==> flow/design.v <==
`timescale 1ns / 1ps
module FreqCounter(
	 input clock,
	 input reset,
	 input IPS_left,
     input IPS_mid,
     input IPS_right,
	 input signalleftred,
	 input signalleftblue,
	 input signalrightred,
	 input signalrightblue,	 
	 output right_red,
	 output left_red,
	 output left_forward,
     output left_backward,
     output right_forward,
     output right_backward,
	 output a, b, c, d, e, f, g,  
     output [3:0]an
    );
parameter countToR = 53711;  
parameter countToL = 53711;  
parameter Delay = 195313;  
reg [15:0] right_red_freq_count;
reg [15:0] left_red_freq_count;
reg [15:0] right_blue_freq_count;
reg [15:0] left_blue_freq_count;
reg [15:0] freq_outR;
reg [15:0] freqHold0R;
reg [15:0] freqHold1R;
reg [15:0] freqHold2R;
reg [15:0] freqHold3R;
reg [15:0] freqHold4R;
reg [15:0] freqHold5R;
reg [15:0] freqHold6R;
reg [15:0] freqHold7R;
reg [15:0] freqHold8R;
reg [15:0] freqHold9R;
reg [15:0] freqHold10R;
reg [15:0] freqHold11R;
reg [15:0] freqHold12R;
reg [15:0] freqHold13R;
reg [15:0] freqHold14R;
reg [15:0] freqHold15R;
reg [15:0] freq_outL;
reg [15:0] freqHold0L;
reg [15:0] freqHold1L;
reg [15:0] freqHold2L;
reg [15:0] freqHold3L;
reg [15:0] freqHold4L;
reg [15:0] freqHold5L;
reg [15:0] freqHold6L;
reg [15:0] freqHold7L;
reg [15:0] freqHold8L;
reg [15:0] freqHold9L;
reg [15:0] freqHold10L;
reg [15:0] freqHold11L;
reg [15:0] freqHold12L;
reg [15:0] freqHold13L;
reg [15:0] freqHold14L;
reg [15:0] freqHold15L;
reg temp_right_red;
reg temp_left_red;
reg [15:0] fcountR;
reg [15:0] fcountL;
reg [10:0] scounterR;
reg [10:0] scounterL;
reg [10:0] dcounter;
reg [10:0] swidthR;
reg [10:0] swidthL;
reg old_sig1;
reg old_sig2;
reg old_sig3;
reg old_sig4;
reg [4:0] debounce_sig1;
reg [4:0] debounce_sig2;
reg [4:0] debounce_sig3;
reg [4:0] debounce_sig4;
reg [2:0] avClkR;
reg [2:0] avClkL;
reg [18:0] freqTempR;
reg [18:0] freqTempL;
reg [3:0]temp_an;
reg [6:0]temp_sseg;
reg [9:0] mcounter;  
reg [9:0] mwidth;    
reg temp_left_forward;       
reg temp_left_backward;      
reg temp_right_forward;
reg temp_right_backward;
reg [2:0] state;
reg [17:0] servodelaycount;
reg incflag;
always @(posedge clock) begin
  if (reset) begin
	fcountR = 16'b0;
	fcountL = 16'b0;
	scounterR = 11'b0;
	scounterL = 11'b0;
	dcounter = 11'b0;
	old_sig1 = 1'b0;
	old_sig2 = 1'b0;
	old_sig3 = 1'b0;
	old_sig4 = 1'b0;
	freq_outR = 16'b0;
	freq_outL = 16'b0;
	right_red_freq_count = 16'b0;
	left_red_freq_count = 16'b0;
	right_blue_freq_count = 16'b0;
	left_blue_freq_count = 16'b0;
	avClkR = 3'b0;
	freqTempR <= 19'b0;
	freqHold0R = 16'b0;
	freqHold1R = 16'b0;
	freqHold2R = 16'b0;
	freqHold3R = 16'b0;
	freqHold4R = 16'b0;
	freqHold5R = 16'b0;
	freqHold6R = 16'b0;
	freqHold7R = 16'b0;
	freqHold8R = 16'b0;
	freqHold9R = 16'b0;
	freqHold10R = 16'b0;
	freqHold11R = 16'b0;
	freqHold12R = 16'b0;
	freqHold13R = 16'b0;
	freqHold14R = 16'b0;
	freqHold15R = 16'b0;
	avClkL = 3'b0;
	freqTempL <= 19'b0;
	freqHold0L = 16'b0;
	freqHold1L = 16'b0;
	freqHold2L = 16'b0;
	freqHold3L = 16'b0;
	freqHold4L = 16'b0;
	freqHold5L = 16'b0;
	freqHold6L = 16'b0;
	freqHold7L = 16'b0;
	freqHold8L = 16'b0;
	freqHold9L = 16'b0;
	freqHold10L = 16'b0;
	freqHold11L = 16'b0;
	freqHold12L = 16'b0;
	freqHold13L = 16'b0;
	freqHold14L = 16'b0;
	freqHold15L = 16'b0;
	debounce_sig1 = 5'b0;
	debounce_sig2 = 5'b0;
	debounce_sig3 = 5'b0;
	debounce_sig4 = 5'b0;
	temp_right_red <= 1'b0;
	temp_left_red <= 1'b0;
  end
  else begin
	fcountR = fcountR + 1;
	fcountL = fcountL + 1;
	scounterR = scounterR + 1;
	scounterL = scounterL + 1;
	dcounter = dcounter + 1;
	debounce_sig1[0] = signalleftred;
	debounce_sig2[0] = signalleftblue;
	debounce_sig3[0] = signalrightred;
	debounce_sig4[0] = signalrightblue;
	debounce_sig1 = debounce_sig1 << 1;
	debounce_sig2 = debounce_sig2 << 1;
	debounce_sig3 = debounce_sig3 << 1;
	debounce_sig4 = debounce_sig4 << 1;
	if ((&debounce_sig1) | (~&debounce_sig1))begin
		if ((signalleftred != old_sig1)) begin
			left_red_freq_count = left_red_freq_count +1;
		end
	end
	if ((&debounce_sig2) | (~&debounce_sig2))begin
        if ((signalleftblue != old_sig2)) begin
            left_blue_freq_count = left_blue_freq_count +1;
        end
    end	
	if ((&debounce_sig3) | (~&debounce_sig3))begin
        if ((signalrightred != old_sig3)) begin
            right_red_freq_count = right_red_freq_count +1;
        end
    end
	if ((&debounce_sig4) | (~&debounce_sig4))begin
        if ((signalrightblue != old_sig4)) begin
            right_blue_freq_count = right_blue_freq_count +1;
        end
    end        
	if (fcountR >= (countToR >> 4)) begin
		freq_outR = right_red_freq_count << 3; 
		freq_outR = right_blue_freq_count << 3; 
		fcountR = 0;
		right_red_freq_count = 0;		
		right_blue_freq_count = 0;
		avClkR = avClkR + 1;
	end
	case (avClkR)
            0 : freqHold0R = freq_outR;
            1 : freqHold1R = freq_outR;
            2 : freqHold2R = freq_outR;
            3 : freqHold3R = freq_outR;
            4 : freqHold4R = freq_outR;
            5 : freqHold5R = freq_outR;
            6 : freqHold6R = freq_outR;
            7 : begin
                    freqHold7R = freq_outR;
                    freqTempR <= freqHold0R + freqHold1R + freqHold2R + freqHold3R +freqHold4R + freqHold5R + freqHold6R + freqHold7R+freqHold8R + freqHold9R + freqHold10R + freqHold11R +freqHold12R + freqHold13R + freqHold14R + freqHold15R;
                 end
          default :;
      endcase
	if (fcountL >= (countToL >> 4)) begin		
		freq_outL = left_red_freq_count << 3; 
		freq_outL = left_blue_freq_count << 3; 
		fcountL = 0;		
		left_red_freq_count = 0;		
		left_blue_freq_count = 0;
		avClkL = avClkL + 1;
	end
    case (avClkL)
		0 : freqHold0L = freq_outL;
		1 : freqHold1L = freq_outL;
		2 : freqHold2L = freq_outL;
		3 : freqHold3L = freq_outL;
		4 : freqHold4L = freq_outL;
		5 : freqHold5L = freq_outL;
		6 : freqHold6L = freq_outL;
		7 : begin
				freqHold7L = freq_outL;
				freqTempL <= freqHold0L + freqHold1L + freqHold2L + freqHold3L +freqHold4L + freqHold5L + freqHold6L + freqHold7L + freqHold8L + freqHold9L + freqHold10L + freqHold11L +freqHold12L + freqHold13L + freqHold14L + freqHold15L;
			 end
		default :;
	endcase
	old_sig1 = signalleftred;
	old_sig2 = signalleftblue;
	old_sig3 = signalrightred;
	old_sig4 = signalrightblue;
	freqHold8R = freqHold0R;
	freqHold9R = freqHold1R;
	freqHold10R = freqHold2R;
	freqHold11R = freqHold3R;
	freqHold12R = freqHold4R;
	freqHold13R = freqHold5R;
	freqHold14R = freqHold6R;
	freqHold15R = freqHold7R;
    freqHold8L = freqHold0L;
    freqHold9L = freqHold1L;
    freqHold10L = freqHold2L;
    freqHold11L = freqHold3L;
    freqHold12L = freqHold4L;
    freqHold13L = freqHold5L;
    freqHold14L = freqHold6L;
    freqHold15L = freqHold7L;
    if (scounterR < swidthR) begin        
        temp_right_red <= 1;
    end
    else begin
        temp_right_red <= 0;
    end
    if (scounterL < swidthL) begin        
        temp_left_red <= 1;
    end
    else begin
        temp_left_red <= 0;
    end
  end
end
    always @ (posedge clock) begin
      if (reset) begin
        mcounter = 10'b0;
        temp_left_forward <= 1'b0;
        temp_left_backward <= 1'b0;
        temp_right_forward <= 1'b0;
        temp_right_backward <= 1'b0;
      end
      else begin
        mcounter = mcounter + 1;   
        if (IPS_left == 1 && IPS_mid == 1 && IPS_right == 0) begin              
            temp_left_backward <= 0;
            temp_right_forward <= 0;            
            if (mcounter < mwidth) begin
                temp_left_forward <= 1;
                temp_right_backward <= 1;
              end 
            else begin
                temp_left_forward <= 0;
                temp_right_backward <= 0;
              end            
        end
        if (IPS_left == 1 && IPS_mid == 0 && IPS_right == 1) begin              
            temp_left_backward <= 0;
            temp_right_backward <= 0;            
            if (mcounter < mwidth) begin
                temp_left_forward <= 1;
                temp_right_forward <= 1;
              end 
            else begin
                temp_left_forward <= 0;
                temp_right_forward <= 0;
              end            
        end
        if (IPS_left == 1 && IPS_mid == 0 && IPS_right == 0) begin              
            temp_left_backward <= 0;
            temp_right_forward <= 0;            
            temp_right_backward <= 0;
            if (mcounter < mwidth) begin
                temp_left_forward <= 1;                
              end 
            else begin
                temp_left_forward <= 0;                
              end            
        end 
        if (IPS_left == 0 && IPS_mid == 1 && IPS_right == 1) begin              
            temp_left_forward <= 0;
            temp_right_backward <= 0;            
            if (mcounter < mwidth) begin
                temp_left_backward <= 1;
                temp_right_forward <= 1;
              end 
            else begin
                temp_left_backward <= 0;
                temp_right_forward <= 0;
              end            
        end          
        if (IPS_left == 0 && IPS_mid == 0 && IPS_right == 1) begin              
            temp_left_forward <= 0;
            temp_left_backward <= 0;                        
            temp_right_backward <= 0;
            if (mcounter < mwidth) begin
                temp_right_forward <= 1;                
              end 
            else begin
                temp_right_forward <= 0;                
              end            
        end 
      end
    end
    always @ (*) begin
         if (IPS_left == 0 || IPS_mid == 0 || IPS_right == 0) begin   
             mwidth = 10'd1023;
         end
         else begin               
             mwidth = 10'd0;      
         end
       end
       always @(posedge clock) begin
          if (reset) begin
            swidthR <= 11'd220;
            swidthL <= 11'd59;
            state = 3'b000;
            servodelaycount = 18'b0;
            incflag = 1'b0;
          end
          else begin
            servodelaycount = servodelaycount + 1;
            case(state)
                3'b000: begin
                    incflag = 0;
                    if (((freqTempR >> 4) >= 250)) begin
                        state = 3'b100;
                    end
                    if (((freqTempL >> 4) >= 250)) begin
                        state = 3'b101;
                    end
                end    
                3'b001: begin 
                    if (incflag == 0) begin
                        swidthR <= swidthR - 11'd54;
                        incflag = 1;
                    end
                    if (servodelaycount>=Delay)begin
                        swidthL <= swidthL + 11'd54;
                        state = 3'b011;
                    end
                end
                3'b010: begin
                    if (incflag == 0) begin
                        swidthL <= swidthL + 11'd54;
                        incflag = 1;
                    end
                    if (servodelaycount>=Delay)begin
                        swidthR <= swidthR - 11'd54;
                        state = 3'b011;
                    end
                end
                3'b011: begin
                    servodelaycount = 0;
                    state = 3'b000;
                end 
                3'b100: begin
                    servodelaycount = 0;
                    state = 3'b001;
                end  
                3'b101: begin
                    servodelaycount = 0;
                    state = 3'b010;
                end           
           endcase
          end
       end
always @ (*) begin      
     case(dcounter[10:9])               
               2'b00 :   
                begin                 
                 temp_an = 4'b1110;
                  if (((freqTempR >> 4) >= 250) || ((freqTempL >> 4) >= 250)) begin
                    temp_sseg = 7'b1000110;   
                  end
                  else begin
                    temp_sseg = 7'b1111111;   
                  end
                end
              2'b01:   
                begin
                temp_an = 4'b1101;
                    if ((((freqTempR >> 4) < 250) &&  ((freqTempR >> 4) > 25)) || (((freqTempL >> 4) < 250) && ((freqTempL >> 4) > 25))) begin
                        temp_sseg = 7'b0001110;  
                    end 
                    else begin
                        temp_sseg = 7'b1111111;  
                    end
                end 
               2'b10:   
                begin
                 temp_an = 4'b1011;
                 temp_sseg = 7'b1111111;    
                end
               2'b11:   
                begin
                 temp_an = 4'b0111;                 
                 temp_sseg = 7'b1111111;   
                end
    endcase
end
  assign right_red = temp_right_red;
  assign left_red = temp_left_red;
  assign an = temp_an;
  assign {g, f, e, d, c, b, a} = temp_sseg;
  assign left_forward = temp_left_forward;
  assign left_backward = temp_left_backward;
  assign right_forward = temp_right_forward;        
  assign right_backward = temp_right_backward;
endmodule
* Step by step through the tools: FreqCounter *
What the tools print for FreqCounter, step after step.
Lines are those of the file above, counted from 1.
Library cell names are shortened.
Not given: --

set-up
  design top = FreqCounter
  clock = clock
  library = sky130hd
  timing corner = tt_025C_1v80

* Word level *
Source: Yosys, flattened and elaborated, memories not mapped. Widths are those after wreduce. Registers that Yosys merges into a memory's read port (data or address) are not register bits. Print and check cells do not count.

word-level totals
  register bits after elaboration = 491
  bits in latches = 0
  bits in writable memories = 0
  memory bits (read-only) = 0
  word width x clocked read ports = 0
  memories kept = 0
  input bits = 9
  output and inout bits = 17

cells by class
  add/sub/neg operators = 43
  multiply operators = 0
  divide/modulo/power cells = 0
  order comparisons = 12
  equal/unequal tests = 30
  shift-type cells = 0
  multiplexer cells = 56
  bitwise logic cells = 3
  reductions and logical operators = 52

operators by type and width
  operator                                                      number
  adder 19 x 16 -> 19 bit                                       24
  two-way mux 16 bit                                            20
  OR reduction 7 bit                                            16
  adder 16 x 1 -> 16 bit with constant B                        4
  case mux 11 bit (select 2 bit)                                2
  two-way mux 11 bit                                            4
  adder 18 x 16 -> 19 bit                                       2
  adder 17 x 16 -> 18 bit                                       2
  adder 16 x 16 -> 17 bit                                       2
  adder 11 x 1 -> 11 bit with constant B                        3
  greater-or-equal comparator 16 x 12 -> 1 bit with constant B  2
  greater-than comparator 15 x 5 -> 1 bit with constant B       2
  greater-or-equal comparator 15 x 8 -> 1 bit with constant B   2
  less-than comparator 15 x 8 -> 1 bit with constant B          2
  == test 3 bit with constant B                                 10
  two-way mux 13 bit                                            2
  less-than comparator 11 bit                                   2
  case mux 7 bit (select 3 bit)                                 1
  two-way mux 3 bit                                             7
  adder 18 x 1 -> 18 bit with constant B                        1
  greater-or-equal comparator 18 bit with constant B            1
  == test 3 x 2 -> 1 bit with constant B                        6
  case mux 4 bit (select 4 bit)                                 1
  case mux 3 bit (select 5 bit)                                 1
  two-way mux 1 bit                                             14
  logical AND 1 bit                                             11
  adder 11 x 6 -> 11 bit with constant B                        1
  subtractor 11 x 6 -> 11 bit with constant B                   1

Not listed: further kinds 27, cells in them 50.

* Logic depth *
Yosys ltp: most cells in a row. Word level: on the elaborated netlist, between registers, memories and ports. Mapped: between sequential cells and ports; inverters and the memories' decode and read muxes count.

depth
  depth in word-level cells = 15
  ABC_AREA = 0
  depth in mapped cells = 28
  mapped depth without buffers = 25

* Netlist *
Source: synth_stat.txt of the flow (Yosys; design flattened, memories mapped). It holds for the ABC_AREA given above (unset counts as 0); a run with the other value may have another netlist.

mapped netlist
  cell count = 2767
  chip area (Yosys) = 26018.7 µm²
  flip-flop cells = 476
  buffer cells = 135

cell types
  cell      number  area in all (µm²)
  dfxtp_1   476     9.53E+03
  fa_1      220     4.4E+03
  mux2i_1   115     1.15E+03
  inv_1     276     1.04E+03
  nor2_1    276     1.04E+03
  nand2_1   241     904.618
  ha_1      70      875.84
  xnor2_1   75      656.88
  nand3_1   125     625.6
  o22ai_1   100     625.6
  a21oi_1   123     615.59
  xor2_1    50      437.92
  clkbuf_1  85      319.056
  and3_1    50      312.8
  and2_1    47      294.032
  o21ai_0   45      225.216
  o21ai_1   36      180.173
  mux2_2    14      157.651

Not listed: further types 69, cells in them 343.

* Timing after synthesis *
Path of least setup slack by OpenSTA after synthesis, without wires, with an ideal clock, recovery checks aside; 20% of the period is set as input and as output delay. Where synthesis merged equal registers, the netlist keeps one of their names.

timing after synthesis
  path kind = input to register
  start = input signalrightblue
  end = register freqTempR[18]
  period = 10000 ps
  external input delay = 2000 ps
  setup time = 126 ps
  launch time at the first pin = 2000 ps
  data arrival time = 7056 ps
  required time = 9874 ps
  path slack = 2818 ps
  delay of the path = 5182 ps
  stages on the path = 22
  buffers on the path = 0
  synthesis period reached = 7182 ps

"delay of the path" = arrival - input delay + setup time.
"stages on the path": output pins that drive a net of the path, with the launching flip-flop's if there is one; two outputs of one cell count as two.
"synthesis period reached" = period - worst setup slack (recovery checks aside). The figure is calculated, with input and output delays left at 20% of the set period.
Between the ends stands the longest chain of elaborated cells between them, by number of cells; it is not shown to be the way that was timed. Of several equally long chains one is given.
Each line given opens the expression or statement behind the cell; cells for indexed reads and writes are added by Yosys, which also makes memories of some case tables.

between the ends, after synthesis
  path through = xor2_1 > nand4_1 > nor2b_1 > nand2_1 > xor2_1 > o21ai_1 > o21ai_1 > inv_2 > fa_1 > inv_1 > fa_1 > fa_1 > fa_1 > inv_1 > ha_1 > a21o_1 > o31ai_1 > o31ai_1 > a2111o_1 > a31oi_1 > xnor2_1 > a21oi_1
  length of the longest elaborated chain = 13
  elaborated cells between the ends (all ways) = 13
  source lines of those cells = 4

RTL lines, path after synthesis
  item                        line  source
  from (decl)                 11    input signalrightblue,
  inequality test 1 bit       184   if ((signalrightblue != old_sig4)) begin
  two-way mux 13 bit          184
  two-way mux 16 bit          188   if (fcountR >= (countToR >> 4)) begin
  two-way mux 16 bit          95    if (reset) begin
  adder 19 x 16 -> 19 bit x9  206   freqTempR <= freqHold0R + freqHold1R + freqHold2R + freqHold3R +freqHold4R + freqHold5R + freqHold6R + freqHol ...
  to (assign)                 112   freqTempR <= 19'b0;
  to (assign)                 206
  to (decl)                   81    reg [18:0] freqTempR;

* Path in the finished layout *
Path of least setup slack in the final report of flow run A (OpenROAD, finished layout, wires in). Where an end is a register, its clock arrival counts in the times.
The report prints the path's times to 10 ps; the period is as set.

timing after layout
  path kind = input to register
  start = input signalrightblue
  end = register freqTempR[18]
  period = 9320 ps
  external input delay = 1860 ps
  setup time = 120 ps
  launch time at the first pin = 1860 ps
  data arrival time = 8340 ps
  required time = 9770 ps
  path slack = 1430 ps
  stages on the path = 23
  buffers on the path = 1

Between the ends stands the longest chain of elaborated cells between them, by number of cells; it is not shown to be the way that was timed. Of several equally long chains one is given.

between the ends, after layout
  path through = clkdlybuf4s50_1 > xor2_1 > nand4_1 > nor2b_1 > nand2_1 > xor2_1 > o21ai_1 > o21ai_1 > inv_2 > fa_1 > inv_1 > fa_1 > fa_1 > fa_1 > inv_1 > ha_1 > a21o_1 > o31ai_1 > o31ai_1 > a2111o_1 > a31oi_1 > xnor2_1 > a21oi_1
  length of the longest elaborated chain = 13
  elaborated cells between the ends (all ways) = 13
  source lines of those cells = 4

RTL lines, path after layout
  item                        line  source
  from (decl)                 11    input signalrightblue,
  inequality test 1 bit       184   if ((signalrightblue != old_sig4)) begin
  two-way mux 13 bit          184
  two-way mux 16 bit          188   if (fcountR >= (countToR >> 4)) begin
  two-way mux 16 bit          95    if (reset) begin
  adder 19 x 16 -> 19 bit x9  206   freqTempR <= freqHold0R + freqHold1R + freqHold2R + freqHold3R +freqHold4R + freqHold5R + freqHold6R + freqHol ...
  to (assign)                 112   freqTempR <= 19'b0;
  to (assign)                 206
  to (decl)                   81    reg [18:0] freqTempR;

Flow measurements of FreqCounter on sky130hd: 5 stored runs with different settings, listed in no order. Input and output delays are each 20% of the period that was set; the output load is 0.01 pF.
By "clock period reached" is meant the clock period of the run minus its worst setup slack. This is arithmetic on one report: input and output delays are still those of the set period (20% each).
Settings: n/a = not set for that run.

name                                 flow run A  flow run B  flow run C  flow run D  flow run E
CORE_UTILIZATION                     40          43          43          70          42
CTS_CLUSTER_DIAMETER                 276         276         276         n/a         353
CTS_CLUSTER_SIZE                     61          61          39          n/a         n/a
HOLD_SLACK_MARGIN                    0.05        0.05        0.16        n/a         n/a
PLACE_DENSITY                        0.41        0.41        n/a         n/a         n/a
period_ns                            9.32        9.32        9.32        8.07        7.56
CAP_MARGIN                           20          20          20          20          40
CORE_MARGIN                          2           2           7           2           2
SLEW_MARGIN                          20          20          20          20          20
MIN_ROUTING_LAYER                    n/a         met2        met2        n/a         n/a
SETUP_SLACK_MARGIN                   n/a         0.32        0.32        n/a         n/a
CELL_PAD_IN_SITES_DETAIL_PLACEMENT   n/a         n/a         1           n/a         1
TNS_END_PERCENT                      n/a         n/a         75          n/a         n/a
GPL_ROUTABILITY_DRIVEN               n/a         n/a         n/a         n/a         1
GPL_TIMING_DRIVEN                    n/a         n/a         n/a         n/a         1
MAX_ROUTING_LAYER                    n/a         n/a         n/a         n/a         met5
area of the die (µm²)                67101.7     62492.5     67592.2     38728.3     63955.9
clock period reached (ps)            7887        7737        7907        7456        7119
synthesis area (µm²)                 26018.7     26018.7     26018.7     26018.7     26018.7
sum of negative setup slack (ps)     0           0           0           0           0
worst setup slack after layout (ps)  1433        1583        1413        614         441
utilization after routing (%)        42.5        45.3        45.6        77.4        47.2
